==> flow/design.v <==
module color_proc
  # (parameter
      c_img_cols    = 160,  
      c_img_rows    = 120,  
      c_img_pxls    = c_img_cols * c_img_rows,
      c_nb_img_pxls = $clog2(c_img_pxls),  
      c_nb_cols     = $clog2(c_img_cols),
      c_nb_rows     = $clog2(c_img_rows),
      c_outframe_cols = 16,  
      c_outframe_rows = 8,   
      c_inframe_cols = c_img_cols-2*c_outframe_cols,  
      c_inframe_rows = c_img_rows-2*c_outframe_rows,  
      c_inframe_pxls = c_inframe_cols * c_inframe_rows,  
      c_nb_inframe_pxls = $clog2(c_inframe_pxls),  
      c_nb_inframe_cols = $clog2(c_inframe_cols),  
      c_hist_bins = 8,  
      c_nb_hist_bins = 3,  
      c_nb_hist_val = 11,  
      c_min_colorpixels = 128,   
    c_nb_buf_red   =  4,   
    c_nb_buf_green =  4,   
    c_nb_buf_blue  =  4,   
    c_nb_buf       =   c_nb_buf_red + c_nb_buf_green + c_nb_buf_blue
  )
  (
    input        rst,        
    input        clk,        
    input [2:0] rgbfilter,  
    input        new_frame_i,  
    input  [c_nb_buf-1:0]      orig_pxl,   
    output [c_nb_img_pxls-1:0] orig_addr,  
    output                     proc_we,   
    output [c_nb_buf-1:0]      proc_pxl,  
    output [c_nb_img_pxls-1:0] proc_addr,  
    output reg   new_frame_proc_o,  
    output reg [c_nb_inframe_pxls-1:0] colorpxls_o,
    output [c_nb_hist_val-1:0] colorpxls_bin0,
    output [c_nb_hist_val-1:0] colorpxls_bin1,
    output [c_nb_hist_val-1:0] colorpxls_bin2,
    output [c_nb_hist_val-1:0] colorpxls_bin3,
    output [c_nb_hist_val-1:0] colorpxls_bin4,
    output [c_nb_hist_val-1:0] colorpxls_bin5,
    output [c_nb_hist_val-1:0] colorpxls_bin6,
    output [c_nb_hist_val-1:0] colorpxls_bin7,
    output reg [c_nb_inframe_pxls-2:0] colorpxls_left_o,
    output reg [c_nb_inframe_pxls-2:0] colorpxls_rght_o,
    output reg [c_nb_inframe_pxls-2:0] colorpxls_bin012_o,
    output reg [c_nb_inframe_pxls-2:0] colorpxls_bin567_o,  
    output reg [c_nb_inframe_pxls-2:0] colorpxls_bin01_o,
    output reg [c_nb_inframe_pxls-2:0] colorpxls_bin67_o  
  );
  localparam c_msb_red = c_nb_buf-1;
  localparam c_msb_blu = c_nb_buf_blue-1;
  localparam c_msb_grn = c_msb_blu + c_nb_buf_green;
  reg [c_nb_img_pxls-1:0]  cnt_pxl;
  reg [c_nb_img_pxls-1:0]  cnt_pxl_proc;
  reg [c_nb_img_pxls-1:0]  cnt_pxl_proc_rg;  
  wire end_pxl_cnt;
  wire end_ln;
  wire inner_frame;  
  reg  inner_frame_rg;  
  wire [c_nb_buf_red-1:0]   red;
  wire [c_nb_buf_green-1:0] grn;
  wire [c_nb_buf_blue-1:0]  blu;
  wire [5:0] rgb222;
  reg    red_limit;
  reg    grn_limit;  
  reg    blu_limit;  
  reg    yel_limit;  
  reg    cya_limit;  
  reg    mag_limit;  
  reg    gra_limit;  
  reg    color_threshold;  
  wire    whi_limit;  
  wire red_gt_grn, red_gt_blu, grn_gt_blu;
  wire [c_nb_buf_red-1:0]  red_grn_absdif;
  wire [c_nb_buf_red-1:0]  red_blu_absdif;
  wire [c_nb_buf_green-1:0] grn_blu_absdif;
  localparam  [c_nb_buf_red-1:0] c_simil_limit = 2;  
  localparam  [c_nb_buf_red-1:0] c_vdif_limit = 7;  
  wire red_grn_simil, red_blu_simil, grn_blu_simil;
  wire red_grn_vdif, red_blu_vdif, grn_blu_vdif;
  localparam  C_BLACK_PXL = {c_nb_img_pxls{1'b0}};
  integer ind; 
  reg [c_nb_hist_val-1:0] histogram_tmp [c_hist_bins-1:0]; 
  reg [c_nb_hist_val-1:0] histogram     [c_hist_bins-1:0]; 
  reg [c_nb_inframe_pxls-1:0] colorpxls;
  reg [c_nb_inframe_pxls-2:0] colorpxls_left;
  reg [c_nb_inframe_pxls-2:0] colorpxls_rght;
  reg [c_nb_inframe_pxls-2:0] colorpxls_bin012;
  reg [c_nb_inframe_pxls-2:0] colorpxls_bin567;  
  reg [c_nb_inframe_pxls-2:0] colorpxls_bin01;
  reg [c_nb_inframe_pxls-2:0] colorpxls_bin67;  
  reg [c_nb_cols-1:0] col, col_rg;
  wire [c_nb_cols-1:0] col_inframe;
  wire [c_nb_hist_bins-1:0] hist_bin;
  reg  [c_nb_hist_bins-1:0] hist_bin_rg;  
  reg [c_nb_rows-1:0] row_num;
  reg       processing;  
  reg [c_nb_buf-1:0] orig_pxl_rg; 
  assign red = orig_pxl[c_msb_red:c_msb_grn+1];
  assign grn = orig_pxl[c_msb_grn:c_msb_blu+1];
  assign blu = orig_pxl[c_msb_blu:0];
  reg    proc_we_rg1, proc_we_rg2;
  always @ (posedge rst, posedge clk)
  begin
    if (rst) begin
      orig_pxl_rg     <= 0;
      inner_frame_rg  <= 1'b0;
      hist_bin_rg     <= 0;
      cnt_pxl_proc_rg <= 0;
      proc_we_rg2     <= 0;
    end
    else begin
      orig_pxl_rg    <= orig_pxl;
      inner_frame_rg <= inner_frame;
      hist_bin_rg    <= hist_bin;
      cnt_pxl_proc_rg <= cnt_pxl_proc;
      proc_we_rg2     <= proc_we_rg1;
    end
  end
  always @ (posedge rst, posedge clk)
  begin
    if (rst) begin
      cnt_pxl    <= 0;
      cnt_pxl_proc <= 0;
      processing <= 1'b0;    
      proc_we_rg1 <= 1'b0;    
    end
    else begin
      proc_we_rg1 <= processing;   
      if (processing) begin
        cnt_pxl_proc <= cnt_pxl;
        if (end_pxl_cnt) begin
          cnt_pxl <= 0;
          processing <= 1'b0;
        end
        else
          cnt_pxl <= cnt_pxl + 1'b1;
      end
      else begin  
        if (new_frame_i) begin
          processing <= 1'b1;
        end
      end
    end
  end
  assign end_pxl_cnt = (cnt_pxl == c_img_pxls-1) ? 1'b1 : 1'b0;
  assign orig_addr = cnt_pxl;
  assign proc_addr = cnt_pxl_proc_rg;
  assign end_ln = (col == c_img_cols-1)? 1'b1 : 1'b0;
  always @ (posedge clk, posedge rst) 
  begin
    if (rst) begin   
      row_num <=0;
    end 
    else begin
      if (processing) begin
        if (end_pxl_cnt) begin
          row_num <= 0;
        end
        else if (end_ln) begin
          row_num <= row_num +1'b1;
        end
      end
      else begin
        row_num <=0;
      end
    end 
  end
  always @ (posedge clk, posedge rst) 
  begin
    if (rst) begin   
      col <= 0;
    end 
    else begin
      if (processing) begin
        if (end_ln) begin
          col <= 0;
        end
        else begin
          col <= col +1'b1;
        end 
      end 
      else begin
        col <=0;
      end
    end
  end
  always @ (posedge clk, posedge rst)
  begin
    if (rst) begin
      col_rg <= 0;
    end
    else begin
      col_rg <= col;
    end
  end 
  assign inner_frame = (col_rg  >= c_outframe_cols  &&   
                        col_rg  <  c_img_cols-c_outframe_cols &&   
                        row_num >= c_outframe_rows &&    
                        row_num <  c_img_rows-c_outframe_rows)   
                     ? 1'b1 : 1'b0;
  assign rgb222 = {red[c_nb_buf_red-1:c_nb_buf_red-2],
                   grn[c_nb_buf_green-1:c_nb_buf_green-2],
                   blu[c_nb_buf_blue-1:c_nb_buf_blue-2]};
  assign red_gt_grn = (red > grn) ? 1'b1 : 1'b0;
  assign red_gt_blu = (red > blu) ? 1'b1 : 1'b0;
  assign grn_gt_blu = (grn > blu) ? 1'b1 : 1'b0;
  assign red_grn_absdif = red_gt_grn ? red - grn : grn - red;
  assign red_blu_absdif = red_gt_blu ? red - blu : blu - red;
  assign grn_blu_absdif = grn_gt_blu ? grn - blu : blu - grn;
  assign red_grn_simil = (red_grn_absdif <= c_simil_limit) ? 1'b1 : 1'b0;
  assign red_blu_simil = (red_blu_absdif <= c_simil_limit) ? 1'b1 : 1'b0;
  assign grn_blu_simil = (grn_blu_absdif <= c_simil_limit) ? 1'b1 : 1'b0;
  assign red_grn_vdif = (red_grn_absdif >= c_vdif_limit) ? 1'b1 : 1'b0;
  assign red_blu_vdif = (red_blu_absdif >= c_vdif_limit) ? 1'b1 : 1'b0;
  assign grn_blu_vdif = (grn_blu_absdif >= c_vdif_limit) ? 1'b1 : 1'b0;
  always @ (*)
  begin
    red_limit = 1'b0;
    grn_limit = 1'b0;
    blu_limit = 1'b0;
    yel_limit = 1'b0;
    cya_limit = 1'b0;
    mag_limit = 1'b0;
    gra_limit = 1'b0;
    if (red_gt_grn) begin               
      if (red_gt_blu) begin              
        if (grn_gt_blu) begin              
          if (red_grn_vdif) begin            
            red_limit = 1'b1;                 
          end
          else if (red_grn_simil) begin      
            if (red_blu_simil) begin         
              gra_limit = 1'b1;                 
            end
            else if (grn_blu_vdif) begin     
              yel_limit = 1'b1;                 
            end
          end
        end
        else begin                        
          if (red_blu_vdif) begin            
            red_limit = 1'b1;                 
          end
          else if (red_blu_simil) begin      
            if (red_grn_simil) begin         
              gra_limit = 1'b1;                 
            end
            else if (grn_blu_vdif) begin     
              mag_limit = 1'b1;                 
            end
          end
        end
      end
      else begin                          
        if (red_blu_vdif) begin             
          blu_limit = 1'b1;                   
        end
        else if (red_blu_simil) begin       
          if (grn_blu_simil) begin            
            gra_limit = 1'b1;                   
          end
          else if (red_grn_vdif) begin        
            mag_limit = 1'b1;                   
          end
        end
      end
    end
    else begin                          
      if (red_gt_blu) begin               
        if (red_grn_vdif) begin             
          grn_limit = 1'b1;                  
        end
        else if (red_grn_simil) begin     
          if (red_blu_vdif) begin          
            yel_limit = 1'b1;               
          end
          else if (grn_blu_simil) begin    
            gra_limit = 1'b1;                
          end
        end
      end
      else begin                          
        if (grn_gt_blu) begin               
          if (grn_blu_vdif) begin            
            grn_limit = 1'b1;                   
          end
          else if (grn_blu_simil) begin       
            if (red_blu_vdif) begin             
              cya_limit = 1'b1;                  
            end
            else if (red_grn_simil) begin       
              gra_limit = 1'b1;                   
            end
          end
        end
        else begin                        
          if (grn_blu_vdif) begin          
            blu_limit = 1'b1;                   
          end
          else if (grn_blu_simil) begin     
            if (red_blu_simil) begin         
              gra_limit = 1'b1;                   
            end
            else if (red_grn_vdif) begin     
              cya_limit = 1'b1;                  
            end
          end
        end
      end
    end
  end
  assign whi_limit = gra_limit &
                     red[c_nb_buf_red-1]   &
                     grn[c_nb_buf_green-1] &
                     blu[c_nb_buf_blue-1]  &
                     red[c_nb_buf_red-2]   &
                     grn[c_nb_buf_green-2] &
                     blu[c_nb_buf_blue-2];
  assign col_inframe = col_rg - c_outframe_cols;
  assign hist_bin = col_inframe[c_nb_inframe_cols-1:c_nb_inframe_cols-c_nb_hist_bins];   
  always @ (posedge clk, posedge rst) 
  begin
    if (rst) begin  
      for(ind=0;ind<c_hist_bins;ind=ind+1) begin
        histogram_tmp[ind] <=  0;  
      end
      colorpxls         <= 0;  
      colorpxls_left    <= 0;  
      colorpxls_rght    <= 0;  
      colorpxls_bin012 <= 0;
      colorpxls_bin567 <= 0; 
      colorpxls_bin01  <= 0; 
      colorpxls_bin67  <= 0; 
    end 
    else begin 
      if (end_pxl_cnt) begin
        for(ind=0;ind<c_hist_bins;ind=ind+1) begin
          histogram_tmp[ind]  <= 0;  
        end
        colorpxls         <= 0;  
        colorpxls_left    <= 0;  
        colorpxls_rght    <= 0;  
        colorpxls_bin012 <= 0;
        colorpxls_bin567 <= 0; 
        colorpxls_bin01  <= 0; 
        colorpxls_bin67  <= 0; 
      end
      else begin
        if (inner_frame_rg == 1'b1) begin
          if (color_threshold == 1'b1) begin  
            histogram_tmp[hist_bin_rg] <= histogram_tmp[hist_bin_rg] + 1'b1;
            colorpxls <= colorpxls + 1;
            case (hist_bin)
              3'd0: begin
                colorpxls_left   <= colorpxls_left   + 1'b1;  
                colorpxls_bin012 <= colorpxls_bin012 + 1'b1;  
                colorpxls_bin01  <= colorpxls_bin01  + 1'b1;  
              end
              3'd1: begin
                colorpxls_left   <= colorpxls_left   + 1'b1;  
                colorpxls_bin012 <= colorpxls_bin012 + 1'b1;  
                colorpxls_bin01  <= colorpxls_bin01  + 1'b1;  
              end
              3'd2: begin
                colorpxls_left   <= colorpxls_left   + 1'b1;  
                colorpxls_bin012 <= colorpxls_bin012 + 1'b1;  
              end
              3'd3: begin
                colorpxls_left   <= colorpxls_left + 1'b1;   
              end
              3'd4: begin
                colorpxls_rght   <= colorpxls_rght + 1'b1;   
              end
              3'd5: begin
                colorpxls_rght   <= colorpxls_rght  + 1'b1;   
                colorpxls_bin567 <= colorpxls_bin567 + 1'b1;  
              end
              3'd6: begin
                colorpxls_rght   <= colorpxls_rght   + 1'b1;  
                colorpxls_bin567 <= colorpxls_bin567 + 1'b1;  
                colorpxls_bin67  <= colorpxls_bin67  + 1'b1;  
              end
              3'd7: begin
                colorpxls_rght   <= colorpxls_rght   + 1'b1;  
                colorpxls_bin567 <= colorpxls_bin567 + 1'b1;  
                colorpxls_bin67  <= colorpxls_bin67  + 1'b1;  
              end
            endcase
          end
        end
      end
    end
  end
  always @ (posedge clk, posedge rst) 
  begin
    if (rst) begin
      new_frame_proc_o   <= 1'b0;
      for(ind=0;ind<c_hist_bins;ind=ind+1) begin
        histogram[ind] <= 0;  
      end     
      colorpxls_o        <= 0;
      colorpxls_left_o   <= 0;
      colorpxls_rght_o   <= 0;
      colorpxls_bin012_o <= 0;
      colorpxls_bin567_o <= 0;
      colorpxls_bin01_o  <= 0;
      colorpxls_bin67_o  <= 0;
    end
    else if (end_pxl_cnt) begin
      new_frame_proc_o   <= 1'b1;
      for(ind=0;ind<c_hist_bins;ind=ind+1) begin
        histogram[ind] <= histogram_tmp[ind];
      end   
      colorpxls_o        <= colorpxls;
      colorpxls_left_o   <= colorpxls_left;
      colorpxls_rght_o   <= colorpxls_rght;
      colorpxls_bin012_o <= colorpxls_bin012;
      colorpxls_bin567_o <= colorpxls_bin567;
      colorpxls_bin01_o  <= colorpxls_bin01;
      colorpxls_bin67_o  <= colorpxls_bin67;
    end
    else
      new_frame_proc_o  <= 1'b0;
  end
  assign colorpxls_bin0 = histogram[0];
  assign colorpxls_bin1 = histogram[1];
  assign colorpxls_bin2 = histogram[2];
  assign colorpxls_bin3 = histogram[3];
  assign colorpxls_bin4 = histogram[4];
  assign colorpxls_bin5 = histogram[5];
  assign colorpxls_bin6 = histogram[6];
  assign colorpxls_bin7 = histogram[7];
  assign proc_pxl = color_threshold ? orig_pxl_rg : C_BLACK_PXL;
  assign proc_we  = proc_we_rg2;
  always @ (posedge clk)  
  begin
    color_threshold <= 1'b1;
    case (rgbfilter)
      3'b000:  
        color_threshold <= 1'b1;
      3'b100: begin  
        color_threshold <= red_limit;
      end
      3'b010: begin  
        color_threshold <= grn_limit;
      end
      3'b001: begin  
        color_threshold <= blu_limit;
      end
      3'b110: begin  
        color_threshold <= yel_limit;
      end
      3'b101: begin  
        color_threshold <= mag_limit;
      end
      3'b011: begin  
        color_threshold <= cya_limit;
      end
      3'b111: begin  
        color_threshold <= whi_limit;
      end
    endcase
  end
endmodule
module centroid
  # (parameter
      c_img_cols    = 160,  
      c_img_rows    = 120,  
      c_img_pxls    = c_img_cols * c_img_rows,
      c_nb_img_pxls = $clog2(c_img_pxls),  
      c_nb_cols     = $clog2(c_img_cols),
      c_nb_rows     = $clog2(c_img_rows),
      c_inframe_cols = 128,  
      c_inframe_rows = 104,  
      c_inframe_pxls = c_inframe_cols * c_inframe_rows,  
      c_nb_inframe_pxls = $clog2(c_inframe_pxls),  
      c_hist_bins = 8,  
      c_nb_hist_bins = $clog2(c_hist_bins),  
      c_nb_hist_val = $clog2(c_inframe_rows *(c_inframe_cols/c_hist_bins)), 
      c_nb_centroid = 8,
      c_nb_prox  = 3,
      c_min_colorpxls = 128  
  )
  (
    input        rst,        
    input        clk,        
    input        new_frame_proc_i,  
    input [c_nb_inframe_pxls-1:0] colorpxls_i,
    input [c_nb_hist_val-1:0] colorpxls_bin0_i,
    input [c_nb_hist_val-1:0] colorpxls_bin7_i,
    input [c_nb_inframe_pxls-2:0] colorpxls_left_i,
    input [c_nb_inframe_pxls-2:0] colorpxls_rght_i,
    input [c_nb_inframe_pxls-2:0] colorpxls_bin012_i,  
    input [c_nb_inframe_pxls-2:0] colorpxls_bin567_i,  
    input [c_nb_inframe_pxls-2:0] colorpxls_bin01_i,  
    input [c_nb_inframe_pxls-2:0] colorpxls_bin67_i,  
    output reg [c_nb_centroid-1:0] centroid_o,
    output reg new_centroid_o,      
    output reg [c_nb_prox-1:0] proximity_o   
  );
  wire [c_nb_inframe_pxls-2:0] colorpxls_half;
  wire [c_nb_inframe_pxls-2:0] colorpxls_div;
  reg [c_nb_centroid-1:0] centroid_tmp;
  reg [c_nb_prox-1:0]     proximity_tmp;    
  wire left;
  wire [c_nb_inframe_pxls-2:0] absdif_lft_rght;
  assign left = (colorpxls_left_i > colorpxls_rght_i) ? 1'b1 : 1'b0;
  assign absdif_lft_rght = (left == 1'b1) ? (colorpxls_left_i - colorpxls_rght_i) :
                                            (colorpxls_rght_i - colorpxls_left_i);
  assign colorpxls_half = colorpxls_i[c_nb_inframe_pxls-1:1];
  assign colorpxls_div = {3'b0 , colorpxls_i[c_nb_inframe_pxls-1:4]};
  always @(*) 
  begin
    centroid_tmp = 0;  
    if (colorpxls_i <= c_min_colorpxls)  
      centroid_tmp = 0;
    else if (absdif_lft_rght < colorpxls_div)   
      centroid_tmp[4:3] = 2'b11;  
    else if (left) begin  
      if (colorpxls_bin0_i >= colorpxls_half) 
        centroid_tmp[0] = 1'b1;  
      else if (colorpxls_bin01_i >= colorpxls_half) 
        centroid_tmp[1] = 1'b1;  
      else if (colorpxls_bin012_i >= colorpxls_half) 
        centroid_tmp[2] = 1'b1;  
      else  
        centroid_tmp[3] = 1'b1;  
    end
    else begin  
      if (colorpxls_bin7_i >= colorpxls_half) 
        centroid_tmp[7] = 1'b1;  
      else if (colorpxls_bin67_i >= colorpxls_half) 
        centroid_tmp[6] = 1'b1;  
      else if (colorpxls_bin567_i >= colorpxls_half) 
        centroid_tmp[5] = 1'b1;  
      else  
        centroid_tmp[4] = 1'b1;  
    end
  end
  always @(*)
  begin
    if (colorpxls_i[c_nb_inframe_pxls-1] == 1'b1) begin  
        proximity_tmp = 3'd7; 
    end
    else if (colorpxls_i[c_nb_inframe_pxls-2] == 1'b1) begin  
      if (colorpxls_i[c_nb_inframe_pxls-3] == 1'b1) begin  
        proximity_tmp = 3'd7;   
      end
      else
        proximity_tmp = 3'd6;   
    end
    else if (colorpxls_i[c_nb_inframe_pxls-3] == 1'b1) begin  
      proximity_tmp = 3'd5;   
    end
    else if (colorpxls_i[c_nb_inframe_pxls-4] == 1'b1) begin  
      proximity_tmp = 3'd4;   
    end
    else if (colorpxls_i[c_nb_inframe_pxls-5] == 1'b1) begin  
      proximity_tmp = 3'd3;   
    end
    else if (colorpxls_i[c_nb_inframe_pxls-6] == 1'b1) begin  
      proximity_tmp = 3'd2;   
    end
    else if (colorpxls_i[c_nb_inframe_pxls-7] == 1'b1) begin  
      proximity_tmp = 3'd1;   
    end
    else
      proximity_tmp = 3'd0;   
  end
  always @ (posedge clk, posedge rst) 
  begin
    if (rst) begin
      new_centroid_o <= 1'b0;
      centroid_o <= 0; 
      proximity_o <= 0;
    end
    else begin
      new_centroid_o <= new_frame_proc_i;
      if (new_frame_proc_i == 1'b1) begin
        centroid_o <= centroid_tmp; 
        proximity_o <= proximity_tmp;
      end
    end
  end
endmodule
module color_centroid
  (
    input         clk,
    input         rst,           
    input  [2:0]  rgbfilter,     
    input         new_frame_i,   
    output [14:0] orig_addr,
    input  [11:0] orig_pxl,
    output        proc_we,
    output [14:0] proc_addr,
    output [11:0] proc_pxl,
    output [7:0]  centroid,
    output        new_centroid,
    output [2:0]  proximity
  );
  localparam c_img_cols      = 160;
  localparam c_img_rows      = 120;
  localparam c_img_pxls      = c_img_cols * c_img_rows;
  localparam c_nb_img_cols   = 8;
  localparam c_nb_img_rows   = 7;
  localparam c_nb_img_pxls   = 15;
  localparam c_outframe_cols = 16;
  localparam c_outframe_rows = 8;
  localparam c_inframe_cols  = c_img_cols-2*c_outframe_cols;  
  localparam c_inframe_rows  = c_img_rows-2*c_outframe_rows;  
  localparam c_inframe_pxls  = c_inframe_cols * c_inframe_rows;  
  localparam c_nb_inframe_pxls = 14;
  localparam c_hist_bins     = 8;
  localparam c_nb_hist_bins  = 3;
  localparam c_nb_hist_val   = 11;
  localparam c_nb_centroid   = 8;
  localparam c_nb_prox       = 3;
  localparam c_nb_buf_red    = 4;
  localparam c_nb_buf_green  = 4;
  localparam c_nb_buf_blue   = 4;
  localparam c_nb_buf        = 12;
  wire [c_nb_hist_val-1:0] colorpxls_bin0;
  wire [c_nb_hist_val-1:0] colorpxls_bin7;
  wire [c_nb_inframe_pxls-1:0] colorpxls;
  wire [c_nb_inframe_pxls-2:0] colorpxls_left;
  wire [c_nb_inframe_pxls-2:0] colorpxls_rght;
  wire [c_nb_inframe_pxls-2:0] colorpxls_bin012;
  wire [c_nb_inframe_pxls-2:0] colorpxls_bin567;
  wire [c_nb_inframe_pxls-2:0] colorpxls_bin01;
  wire [c_nb_inframe_pxls-2:0] colorpxls_bin67;
  wire new_frame_proc;
  color_proc
    #(
      .c_img_cols     (c_img_cols),
      .c_img_rows     (c_img_rows),
      .c_img_pxls     (c_img_pxls),
      .c_nb_cols      (c_nb_img_cols),
      .c_nb_rows      (c_nb_img_rows),
      .c_nb_img_pxls  (c_nb_img_pxls),
      .c_outframe_cols(c_outframe_cols),
      .c_outframe_rows(c_outframe_rows),
      .c_inframe_cols (c_inframe_cols),
      .c_inframe_rows (c_inframe_rows),
      .c_inframe_pxls (c_inframe_pxls),
      .c_hist_bins    (c_hist_bins),
      .c_nb_hist_val  (c_nb_hist_val),
      .c_nb_buf_red   (c_nb_buf_red),
      .c_nb_buf_green (c_nb_buf_green),
      .c_nb_buf_blue  (c_nb_buf_blue),
      .c_nb_buf       (c_nb_buf)
    )
    color_filter
    (
      .rst        (rst),
      .clk        (clk),
      .rgbfilter  (rgbfilter),
      .new_frame_i(new_frame_i),
      .orig_addr  (orig_addr),
      .orig_pxl   (orig_pxl),
      .proc_we    (proc_we),
      .proc_addr  (proc_addr),
      .proc_pxl   (proc_pxl),
      .new_frame_proc_o (new_frame_proc),
      .colorpxls_o    (colorpxls),
      .colorpxls_bin0 (colorpxls_bin0),
      .colorpxls_bin1 (),
      .colorpxls_bin2 (),
      .colorpxls_bin3 (),
      .colorpxls_bin4 (),
      .colorpxls_bin5 (),
      .colorpxls_bin6 (),
      .colorpxls_bin7 (colorpxls_bin7),
      .colorpxls_left_o   (colorpxls_left),
      .colorpxls_rght_o   (colorpxls_rght),
      .colorpxls_bin012_o (colorpxls_bin012),
      .colorpxls_bin567_o (colorpxls_bin567),
      .colorpxls_bin01_o  (colorpxls_bin01),
      .colorpxls_bin67_o  (colorpxls_bin67)
    );
  centroid
    #(
      .c_img_cols     (c_img_cols),
      .c_img_rows     (c_img_rows),
      .c_img_pxls     (c_img_pxls),
      .c_nb_cols      (c_nb_img_cols),
      .c_nb_rows      (c_nb_img_rows),
      .c_nb_img_pxls  (c_nb_img_pxls),
      .c_inframe_cols (c_inframe_cols),
      .c_inframe_rows (c_inframe_rows),
      .c_inframe_pxls (c_inframe_pxls),
      .c_hist_bins    (c_hist_bins),
      .c_nb_hist_bins (c_nb_hist_bins),
      .c_nb_hist_val  (c_nb_hist_val),
      .c_nb_centroid  (c_nb_centroid),
      .c_nb_prox      (c_nb_prox),
      .c_min_colorpxls(128)
    )
    centroid_calc
    (
      .rst              (rst),
      .clk              (clk),
      .new_frame_proc_i (new_frame_proc),
      .colorpxls_i      (colorpxls),
      .colorpxls_bin0_i (colorpxls_bin0),
      .colorpxls_bin7_i (colorpxls_bin7),
      .colorpxls_left_i  (colorpxls_left),
      .colorpxls_rght_i  (colorpxls_rght),
      .colorpxls_bin012_i(colorpxls_bin012),
      .colorpxls_bin567_i(colorpxls_bin567),
      .colorpxls_bin01_i (colorpxls_bin01),
      .colorpxls_bin67_i (colorpxls_bin67),
      .centroid_o     (centroid),
      .new_centroid_o (new_centroid),
      .proximity_o    (proximity)
    );
endmodule
# From RTL to reports: color_centroid
# Each step is given for the RTL above and for the edited RTL.
# "before" refers to lines of the RTL above, "after" to lines of the edited file.
# "delta": "after" minus "before" as printed here. "rel_change_pct": 100 x difference / "before".
# Cell names lack the library's common part.
# The mark n/a stands for no value.
[inputs]
design = "color_centroid"
clock_port = "clk"
cell_library = "sky130hd"
lib_corner = "tt_025C_1v80"

# Edit of the RTL
# The edit as a unified diff against the file above.
# The edit is scripted: it alters the design's behaviour and was not made to optimise anything.
# begin of diff
@@ -681,4 +681,7 @@
       .colorpxls_bin67_o  (colorpxls_bin67)
     );
+  wire new_centroid_m, new_centroid_s;
+  wire [7:0] centroid_m, centroid_s;
+  wire [2:0] proximity_m, proximity_s;
   centroid
     #(
@@ -713,7 +716,17 @@
       .colorpxls_bin01_i (colorpxls_bin01),
       .colorpxls_bin67_i (colorpxls_bin67),
-      .centroid_o     (centroid),
-      .new_centroid_o (new_centroid),
-      .proximity_o    (proximity)
+      .centroid_o     (centroid_m),
+      .new_centroid_o (new_centroid_m),
+      .proximity_o    (proximity_m)
     );
+  centroid #( .c_img_cols     (c_img_cols), .c_img_rows     (c_img_rows), .c_img_pxls     (c_img_pxls), .c_nb_cols      (c_nb_img_cols), .c_nb_rows      (c_nb_img_rows), .c_nb_img_pxls  (c_nb_img_pxls), .c_inframe_cols (c_inframe_cols), .c_inframe_rows (c_inframe_rows), .c_inframe_pxls (c_inframe_pxls), .c_hist_bins    (c_hist_bins), .c_nb_hist_bins (c_nb_hist_bins), .c_nb_hist_val  (c_nb_hist_val), .c_nb_centroid  (c_nb_centroid), .c_nb_prox      (c_nb_prox), .c_min_colorpxls(128) ) centroid_calc_2 (
+      .rst(rst), .clk(clk), .new_frame_proc_i(new_frame_proc), .colorpxls_i(colorpxls),
+      .colorpxls_bin0_i(colorpxls_bin0), .colorpxls_bin7_i(colorpxls_bin7),
+      .colorpxls_left_i(colorpxls_left), .colorpxls_rght_i(~colorpxls_rght),
+      .colorpxls_bin012_i(colorpxls_bin012), .colorpxls_bin567_i(colorpxls_bin567),
+      .colorpxls_bin01_i(colorpxls_bin01), .colorpxls_bin67_i(colorpxls_bin67),
+      .centroid_o(centroid_s), .new_centroid_o(new_centroid_s), .proximity_o(proximity_s));
+  assign new_centroid = new_centroid_m ^ new_centroid_s;
+  assign centroid = centroid_m ^ centroid_s;
+  assign proximity = proximity_m ^ proximity_s;
 endmodule
# end of diff

# After elaboration
# Yosys after proc, flatten, opt, wreduce and memory -nomap, before mapping. Print and check cells are not counted. Equal cells are merged and count once.
[op_classes]
columns = ["element", "before", "after", "delta", "rel_change_pct"]
rows = [
  ["add_sub_neg", 20, 22, 2, 10.00],
  ["cmp", 22, 24, 2, 9.09],
  ["n_eq", 24, 24, 0, 0.00],
  ["n_mux", 179, 187, 8, 4.47],
  ["bitwise", 6, 9, 3, 50.00],
  ["reduce_logical", 43, 43, 0, 0.00],
]
[ops]
columns = ["cell", "before", "after", "delta", "rel_change_pct"]
rows = [
  ["2-to-1 mux 4 bit", 5, 7, 2, 40.00],
  ["2-to-1 mux 2 bit", 3, 5, 2, 66.67],
  ["subtractor 13 bit", 2, 4, 2, 100.00],
  ["2-to-1 mux 1 bit", 88, 89, 1, 1.14],
  ["2-to-1 mux 13 bit", 25, 26, 1, 4.00],
  ["2-to-1 mux 3 bit", 10, 11, 1, 10.00],
  ["2-to-1 mux 8 bit", 3, 4, 1, 33.33],
  ["greater-than comparator 13 bit", 1, 2, 1, 100.00],
  ["< comparator 13 x 10 -> 1 bit", 1, 2, 1, 100.00],
  ["NOT 13 bit", 0, 1, 1, "n/a"],
  ["XOR 3 bit", 0, 1, 1, "n/a"],
  ["XOR 8 bit", 0, 1, 1, "n/a"],
  ["2-to-1 mux 11 bit", 35, 35, 0, 0.00],
  ["nonzero test 2 bit", 16, 16, 0, 0.00],
  ["AND reduction 3 bit", 14, 14, 0, 0.00],
  ["== test 3 bit with constant B", 12, 12, 0, 0.00],
  ["adder 13 x 1 -> 13 bit with constant B", 6, 6, 0, 0.00],
  ["bitwise AND 1 bit", 6, 6, 0, 0.00],
  ["== test 3 x 2 -> 1 bit with constant B", 6, 6, 0, 0.00],
  ["subtractor 4 bit", 6, 6, 0, 0.00],
  ["greater-or-equal comparator 13 bit", 4, 4, 0, 0.00],
  ["== test 3 x 1 -> 1 bit with constant B", 3, 3, 0, 0.00],
  ["greater-or-equal comparator 4 x 3 -> 1 bit with constant B", 3, 3, 0, 0.00],
  ["greater-than comparator 4 bit", 3, 3, 0, 0.00],
  ["less-or-equal comparator 4 x 2 -> 1 bit with constant B", 3, 3, 0, 0.00],
  ["logical AND 1 bit", 3, 3, 0, 0.00],
  ["zero test 3 bit", 3, 3, 0, 0.00],
  ["2-to-1 mux 14 bit", 3, 3, 0, 0.00],
]
# Not every row of either side is listed.
[bits]
columns = ["element", "before", "after", "delta", "rel_change_pct"]
rows = [
  ["reg_bits", 395, 402, 7, 1.77],
  ["inputBits", 18, 18, 0, 0.00],
  ["output_inout_bits", 55, 55, 0, 0.00],
]

# Depth
# Longest topological path by Yosys (ltp), each cell counted once; first at word level (registers and memories cut), then after technology mapping (sequential cells cut; the memories' decode and read muxes count).
[depth]
columns = ["element", "before", "after", "delta", "rel_change_pct"]
rows = [
  ["word_depth", 19, 19, 0, 0.00],
  ["ABC_AREA", "0", "0", "n/a", "n/a"],
  ["depth_mapped", 23, 23, 0, 0.00],
  ["mapped_depth_nobuf", 20, 20, 0, 0.00],
]

# Mapped cells and area
# Yosys stat after the flow's synthesis: flattened, memories mapped to cells. It holds for the ABC_AREA given above (unset counts as 0); a run with the other value may have another netlist.
[by_type]
columns = ["type", "before", "after", "delta", "rel_change_pct"]
rows = [
  ["clkbuf_1", 39, 74, 35, 89.74],
  ["nand2_1", 377, 411, 34, 9.02],
  ["ha_1", 147, 181, 34, 23.13],
  ["mux2_2", 59, 27, -32, -54.24],
  ["o21ai_0", 148, 171, 23, 15.54],
  ["o31ai_1", 7, 28, 21, 300.00],
  ["inv_1", 91, 110, 19, 20.88],
  ["buf_2", 29, 11, -18, -62.07],
  ["nor3_1", 17, 34, 17, 100.00],
  ["nor2b_1", 17, 33, 16, 94.12],
  ["a211oi_1", 17, 32, 15, 88.24],
  ["a21oi_1", 108, 122, 14, 12.96],
  ["and3_1", 32, 43, 11, 34.38],
  ["nand2b_1", 19, 29, 10, 52.63],
  ["xor2_1", 72, 80, 8, 11.11],
  ["xnor2_1", 34, 42, 8, 23.53],
  ["o32ai_1", 1, 9, 8, 800.00],
  ["nor2_1", 167, 174, 7, 4.19],
]
# Not every row of either side is listed.
[mapped]
columns = ["element", "before", "after", "delta", "rel_change_pct"]
rows = [
  ["cell_count", 2155, 2427, 272, 12.62],
  ["yosys_area_um2", 21003.9, 22756.8, 1752.9, 8.35],
  ["ffs", 395, 399, 4, 1.01],
  ["n_buf", 79, 100, 21, 26.58],
]
# The figures by module come from a second, unflattened synthesis with its own total; it is not the netlist above.
[hier_totals]
columns = ["element", "before", "after", "delta", "rel_change_pct"]
rows = [
  ["hier_cells", 2541, 3015, 474, 18.65],
  ["area_unflattened_um2", 23885.4, 27780.4, 3895.0, 16.31],
]
# Rows give one instance, submodules left out.
[by_module_before]
columns = ["module", "instances", "n_cells", "area_um2", "mod_seq_area_um2"]
rows = [
  ["color_proc", 1, 2092, 20144.3, 11230.8],
  ["centroid", 1, 449, 3741.1, 300.3],
  ["color_centroid", 1, 0, 0.0, 0.0],
]
[by_module_after]
columns = ["module", "instances", "n_cells", "area_um2", "mod_seq_area_um2"]
rows = [
  ["color_proc", 1, 2092, 20144.3, 11230.8],
  ["centroid", 2, 449, 3741.1, 300.3],
  ["color_centroid", 1, 25, 153.9, 0.0],
]

# Timing after synthesis
# Source: OpenSTA report_checks on the synthesized netlist (no wires, ideal clock, input and output delay 20% of the period each), path of least setup slack; recovery checks are left aside. Register names are those of the netlist, which keeps one name where synthesis merged equal registers.
[synth_path]
columns = ["element", "before", "after", "delta", "rel_change_pct"]
rows = [
  ["path_type", "input to register", "input to register", "n/a", "n/a"],
  ["start", "in orig_pxl[4]", "in orig_pxl[4]", "n/a", "n/a"],
  ["end", "reg color_filter.color_threshold", "reg color_filter.color_threshold", "n/a", "n/a"],
  ["tclk_ps", 10000, 10000, 0, 0.00],
  ["input_delay_ps", 2000, 2000, 0, 0.00],
  ["t_first_pin_ps", 2000, 2000, 0, 0.00],
  ["arrival_ps", 4482, 4511, 29, 0.65],
  ["required_time_ps", 9940, 9866, -74, -0.74],
  ["slack_ps", 5458, 5355, -103, "n/a"],
  ["path_delay_ps", 2542, 2645, 103, 4.05],
  ["driving_pins", 13, 13, 0, 0.00],
  ["period_less_setup_slack_ps", 4542, 4645, 103, 2.27],
]
# "path_delay_ps" is the arrival time less input delay plus setup time.
# "driving_pins": output pins that drive a net of the path, with the launching flip-flop's if there is one; two outputs of one cell count as two.
# "period_less_setup_slack_ps" is the clock period less the worst setup slack; recovery checks do not enter. This is arithmetic on one report: input and output delays are still those of the set period (20% each).
# Between the ends stands the longest chain of elaborated cells between them, by number of cells; it is not shown to be the way that was timed. Of several equally long chains one is given.
# A line is the first line of the expression or statement that the cell stems from. Yosys adds cells for indexed reads and writes and turns some case tables into memories.
# A register here has more assigning lines than the two given.
[synth_between_before]
cell_sequence = "inv_1 -> ha_1 -> inv_1 -> fa_1 -> and3_4 -> o21ai_4 -> a211oi_1 -> or3_1 -> a31o_1 -> nor4b_2 -> o21ai_1 -> a2111oi_2 -> a311o_1"
elab_chain_len = 19
[synth_lines_before]
columns = ["element", "line_no", "text"]
rows = [
  ["from (decl)", 596, "input  [11:0] orig_pxl,"],
  ["greater-than comparator 4 bit", 207, "assign red_gt_grn = (red > grn) ? 1'b1 : 1'b0;"],
  ["2-to-1 mux 1 bit", 207, ""],
  ["2-to-1 mux 4 bit", 210, "assign red_grn_absdif = red_gt_grn ? red - grn : grn - red;"],
  ["less-or-equal comparator 4 x 2 -> 1 bit", 213, "assign red_grn_simil = (red_grn_absdif <= c_simil_limit) ? 1'b1 : 1'b0;"],
  ["2-to-1 mux 1 bit", 213, ""],
  ["2-to-1 mux 1 bit", 294, "else if (red_grn_simil) begin"],
  ["2-to-1 mux 1 bit", 291, "if (red_blu_vdif) begin"],
  ["2-to-1 mux 1 bit", 290, "else if (grn_blu_simil) begin"],
  ["2-to-1 mux 1 bit", 287, "if (grn_blu_vdif) begin"],
  ["2-to-1 mux 1 bit", 286, "if (grn_gt_blu) begin"],
  ["2-to-1 mux 1 bit", 272, "if (red_gt_blu) begin"],
  ["2-to-1 mux 1 bit", 228, "if (red_gt_grn) begin"],
  ["bitwise AND 1 bit x6", 315, "assign whi_limit = gra_limit &"],
  ["case mux 1 bit (select 8 bit)", 441, "case (rgbfilter)"],
  ["to (assign)", 445, "color_threshold <= red_limit;"],
  ["to (assign)", 448, "color_threshold <= grn_limit;"],
  ["to (decl)", 73, "reg    color_threshold;"],
]
[synth_between_after]
cell_sequence = "inv_1 -> ha_1 -> inv_1 -> fa_1 -> a21o_1 -> a21oi_1 -> a41oi_1 -> mux2i_1 -> xor2_1 -> o21a_1 -> nor4b_1 -> a2111oi_0 -> or4b_1"
elab_chain_len = 19
[synth_lines_after]
columns = ["element", "line_no", "text"]
rows = [
  ["from (decl)", 596, "input  [11:0] orig_pxl,"],
  ["greater-than comparator 4 bit", 207, "assign red_gt_grn = (red > grn) ? 1'b1 : 1'b0;"],
  ["2-to-1 mux 1 bit", 207, ""],
  ["2-to-1 mux 4 bit", 210, "assign red_grn_absdif = red_gt_grn ? red - grn : grn - red;"],
  ["less-or-equal comparator 4 x 2 -> 1 bit", 213, "assign red_grn_simil = (red_grn_absdif <= c_simil_limit) ? 1'b1 : 1'b0;"],
  ["2-to-1 mux 1 bit", 213, ""],
  ["2-to-1 mux 1 bit", 294, "else if (red_grn_simil) begin"],
  ["2-to-1 mux 1 bit", 291, "if (red_blu_vdif) begin"],
  ["2-to-1 mux 1 bit", 290, "else if (grn_blu_simil) begin"],
  ["2-to-1 mux 1 bit", 287, "if (grn_blu_vdif) begin"],
  ["2-to-1 mux 1 bit", 286, "if (grn_gt_blu) begin"],
  ["2-to-1 mux 1 bit", 272, "if (red_gt_blu) begin"],
  ["2-to-1 mux 1 bit", 228, "if (red_gt_grn) begin"],
  ["bitwise AND 1 bit x6", 315, "assign whi_limit = gra_limit &"],
  ["case mux 1 bit (select 8 bit)", 441, "case (rgbfilter)"],
  ["to (assign)", 445, "color_threshold <= red_limit;"],
  ["to (assign)", 448, "color_threshold <= grn_limit;"],
  ["to (decl)", 73, "reg    color_threshold;"],
]

# Worst path after layout
# Path of least setup slack in the final report of each run of pair 1 (OpenROAD, finished layout, wires in). Where an end is a register, its clock arrival counts in the times.
# The report prints the path's times to 10 ps; the period is as set.
[layout_path]
columns = ["element", "before", "after", "delta", "rel_change_pct"]
rows = [
  ["path_type", "register to register", "register to register", "n/a", "n/a"],
  ["start", "reg color_filter.colorpxls_rght_o[1]", "reg color_filter.colorpxls_rght_o[8]", "n/a", "n/a"],
  ["end", "reg centroid_calc.centroid_o[7]", "reg centroid_calc.centroid_o[7]", "n/a", "n/a"],
  ["tclk_ps", 5310, 5310, 0, 0.00],
  ["t_first_pin_ps", 570, 580, 10, 1.75],
  ["arrival_ps", 5080, 5430, 350, 6.89],
  ["required_time_ps", 5750, 5750, 0, 0.00],
  ["slack_ps", 670, 320, -350, "n/a"],
  ["driving_pins", 21, 23, 2, 9.52],
]
# Between the ends stands the longest chain of elaborated cells between them, by number of cells; it is not shown to be the way that was timed. Of several equally long chains one is given.
[layout_between_before]
cell_sequence = "dfrtp_1 -> inv_1 -> ha_1 -> nor2b_1 -> o21ai_1 -> a211oi_2 -> nor4b_2 -> or2_1 -> mux2_2 -> a21oi_1 -> o21ai_0 -> xor2_1 -> ha_1 -> a21o_1 -> a211oi_1 -> a21oi_1 -> nor3_1 -> o21bai_1 -> nor3b_1 -> o211a_4 -> o32ai_2"
elab_chain_len = 6
[layout_lines_before]
columns = ["element", "line_no", "text"]
rows = [
  ["from (decl)", 46, "output reg [c_nb_inframe_pxls-2:0] colorpxls_rght_o,"],
  ["from (assign)", 406, "colorpxls_rght_o   <= 0;"],
  ["from (assign)", 419, "colorpxls_rght_o   <= colorpxls_rght;"],
  ["greater-than comparator 13 bit", 510, "assign left = (colorpxls_left_i > colorpxls_rght_i) ? 1'b1 : 1'b0;"],
  ["2-to-1 mux 1 bit", 510, ""],
  ["2-to-1 mux 13 bit", 511, "assign absdif_lft_rght = (left == 1'b1) ? (colorpxls_left_i - colorpxls_rght_i) :"],
  ["< comparator 13 x 10 -> 1 bit", 520, "else if (absdif_lft_rght < colorpxls_div)"],
  ["2-to-1 mux 3 bit", 520, ""],
  ["2-to-1 mux 8 bit", 518, "if (colorpxls_i <= c_min_colorpxls)"],
  ["to (assign)", 577, "centroid_o <= 0;"],
  ["to (assign)", 583, "centroid_o <= centroid_tmp;"],
  ["to (decl)", 500, "output reg [c_nb_centroid-1:0] centroid_o,"],
]
[layout_between_after]
cell_sequence = "dfrtp_1 -> inv_1 -> ha_1 -> inv_1 -> a21oi_1 -> o31ai_1 -> o41ai_4 -> o41ai_4 -> buf_4 -> nor3_1 -> a21oi_1 -> xnor2_1 -> ha_1 -> a21o_1 -> a21oi_1 -> o21ai_0 -> a21oi_1 -> nand4b_1 -> o311ai_0 -> a21o_1 -> nor4bb_2 -> buf_4 -> o32ai_1"
elab_chain_len = 6
[layout_lines_after]
columns = ["element", "line_no", "text"]
rows = [
  ["from (decl)", 46, "output reg [c_nb_inframe_pxls-2:0] colorpxls_rght_o,"],
  ["from (assign)", 406, "colorpxls_rght_o   <= 0;"],
  ["from (assign)", 419, "colorpxls_rght_o   <= colorpxls_rght;"],
  ["greater-than comparator 13 bit", 510, "assign left = (colorpxls_left_i > colorpxls_rght_i) ? 1'b1 : 1'b0;"],
  ["2-to-1 mux 1 bit", 510, ""],
  ["2-to-1 mux 13 bit", 511, "assign absdif_lft_rght = (left == 1'b1) ? (colorpxls_left_i - colorpxls_rght_i) :"],
  ["< comparator 13 x 10 -> 1 bit", 520, "else if (absdif_lft_rght < colorpxls_div)"],
  ["2-to-1 mux 3 bit", 520, ""],
  ["2-to-1 mux 8 bit", 518, "if (colorpxls_i <= c_min_colorpxls)"],
  ["to (assign)", 577, "centroid_o <= 0;"],
  ["to (assign)", 583, "centroid_o <= centroid_tmp;"],
  ["to (decl)", 500, "output reg [c_nb_centroid-1:0] centroid_o,"],
]

# Layout results
# Both versions went through the flow (Yosys, OpenROAD) with the same settings in each pair. Constraints: input delay and output delay 20% of the set period each, output load 0.01 pF.
[flow_settings_pair_1]
period_ns = 5.31
CAP_MARGIN = 20
CORE_MARGIN = 2
CORE_UTILIZATION = 40
SLEW_MARGIN = 20
[measured_pair_1]
columns = ["element", "before", "after", "delta", "rel_change_pct"]
rows = [
  ["yosys_chip_area_um2", 21003.9, 22756.8, 1752.9, 8.35],
  ["die_footprint_um2", 54358.9, 58816.0, 4457.1, 8.20],
  ["layout_stdcell_area_um2", 24009.3, 25803.5, 1794.2, 7.47],
  ["utilization_pct", 46.5, 45.9, -0.6, "n/a"],
  ["fin_ws_ps", 670, 315, -355, "n/a"],
  ["total_negative_slack_ps", 0, 0, 0, "n/a"],
  ["fin_hold_ws_ps", 346, 362, 16, "n/a"],
  ["final_power_mw", 7.802, 7.705, -0.097, -1.24],
  ["achieved_clock_period_ps", 4640, 4995, 355, 7.65],
]
[flow_settings_pair_2]
CORE_UTILIZATION = 70
GPL_TIMING_DRIVEN = 1
MAX_ROUTING_LAYER = "met4"
MIN_ROUTING_LAYER = "met1"
PLACE_DENSITY_LB_ADDON = 0.17
SETUP_SLACK_MARGIN = 0.68
SLEW_MARGIN = 20
period_ns = 8.01
CAP_MARGIN = 20
CORE_MARGIN = 2
[measured_pair_2]
columns = ["element", "before", "after", "delta", "rel_change_pct"]
rows = [
  ["yosys_chip_area_um2", 21003.9, 22756.8, 1752.9, 8.35],
  ["die_footprint_um2", 31406.9, 33968.3, 2561.4, 8.16],
  ["layout_stdcell_area_um2", 23425.0, 25147.9, 1722.9, 7.35],
  ["utilization_pct", 79.2, 77.9, -1.3, "n/a"],
  ["fin_ws_ps", 2714, 2438, -276, "n/a"],
  ["total_negative_slack_ps", 0, 0, 0, "n/a"],
  ["fin_hold_ws_ps", 359, 349, -10, "n/a"],
  ["final_power_mw", 4.983, 4.952, -0.031, -0.62],
  ["achieved_clock_period_ps", 5296, 5572, 276, 5.21],
]
# "achieved_clock_period_ps" is the run's clock period less its worst setup slack. It is reckoned from that one timing run; input and output delays stay at 20% of the period that was set.
# "final_power_mw": no workload was simulated; the value follows from the tool's default switching activity.
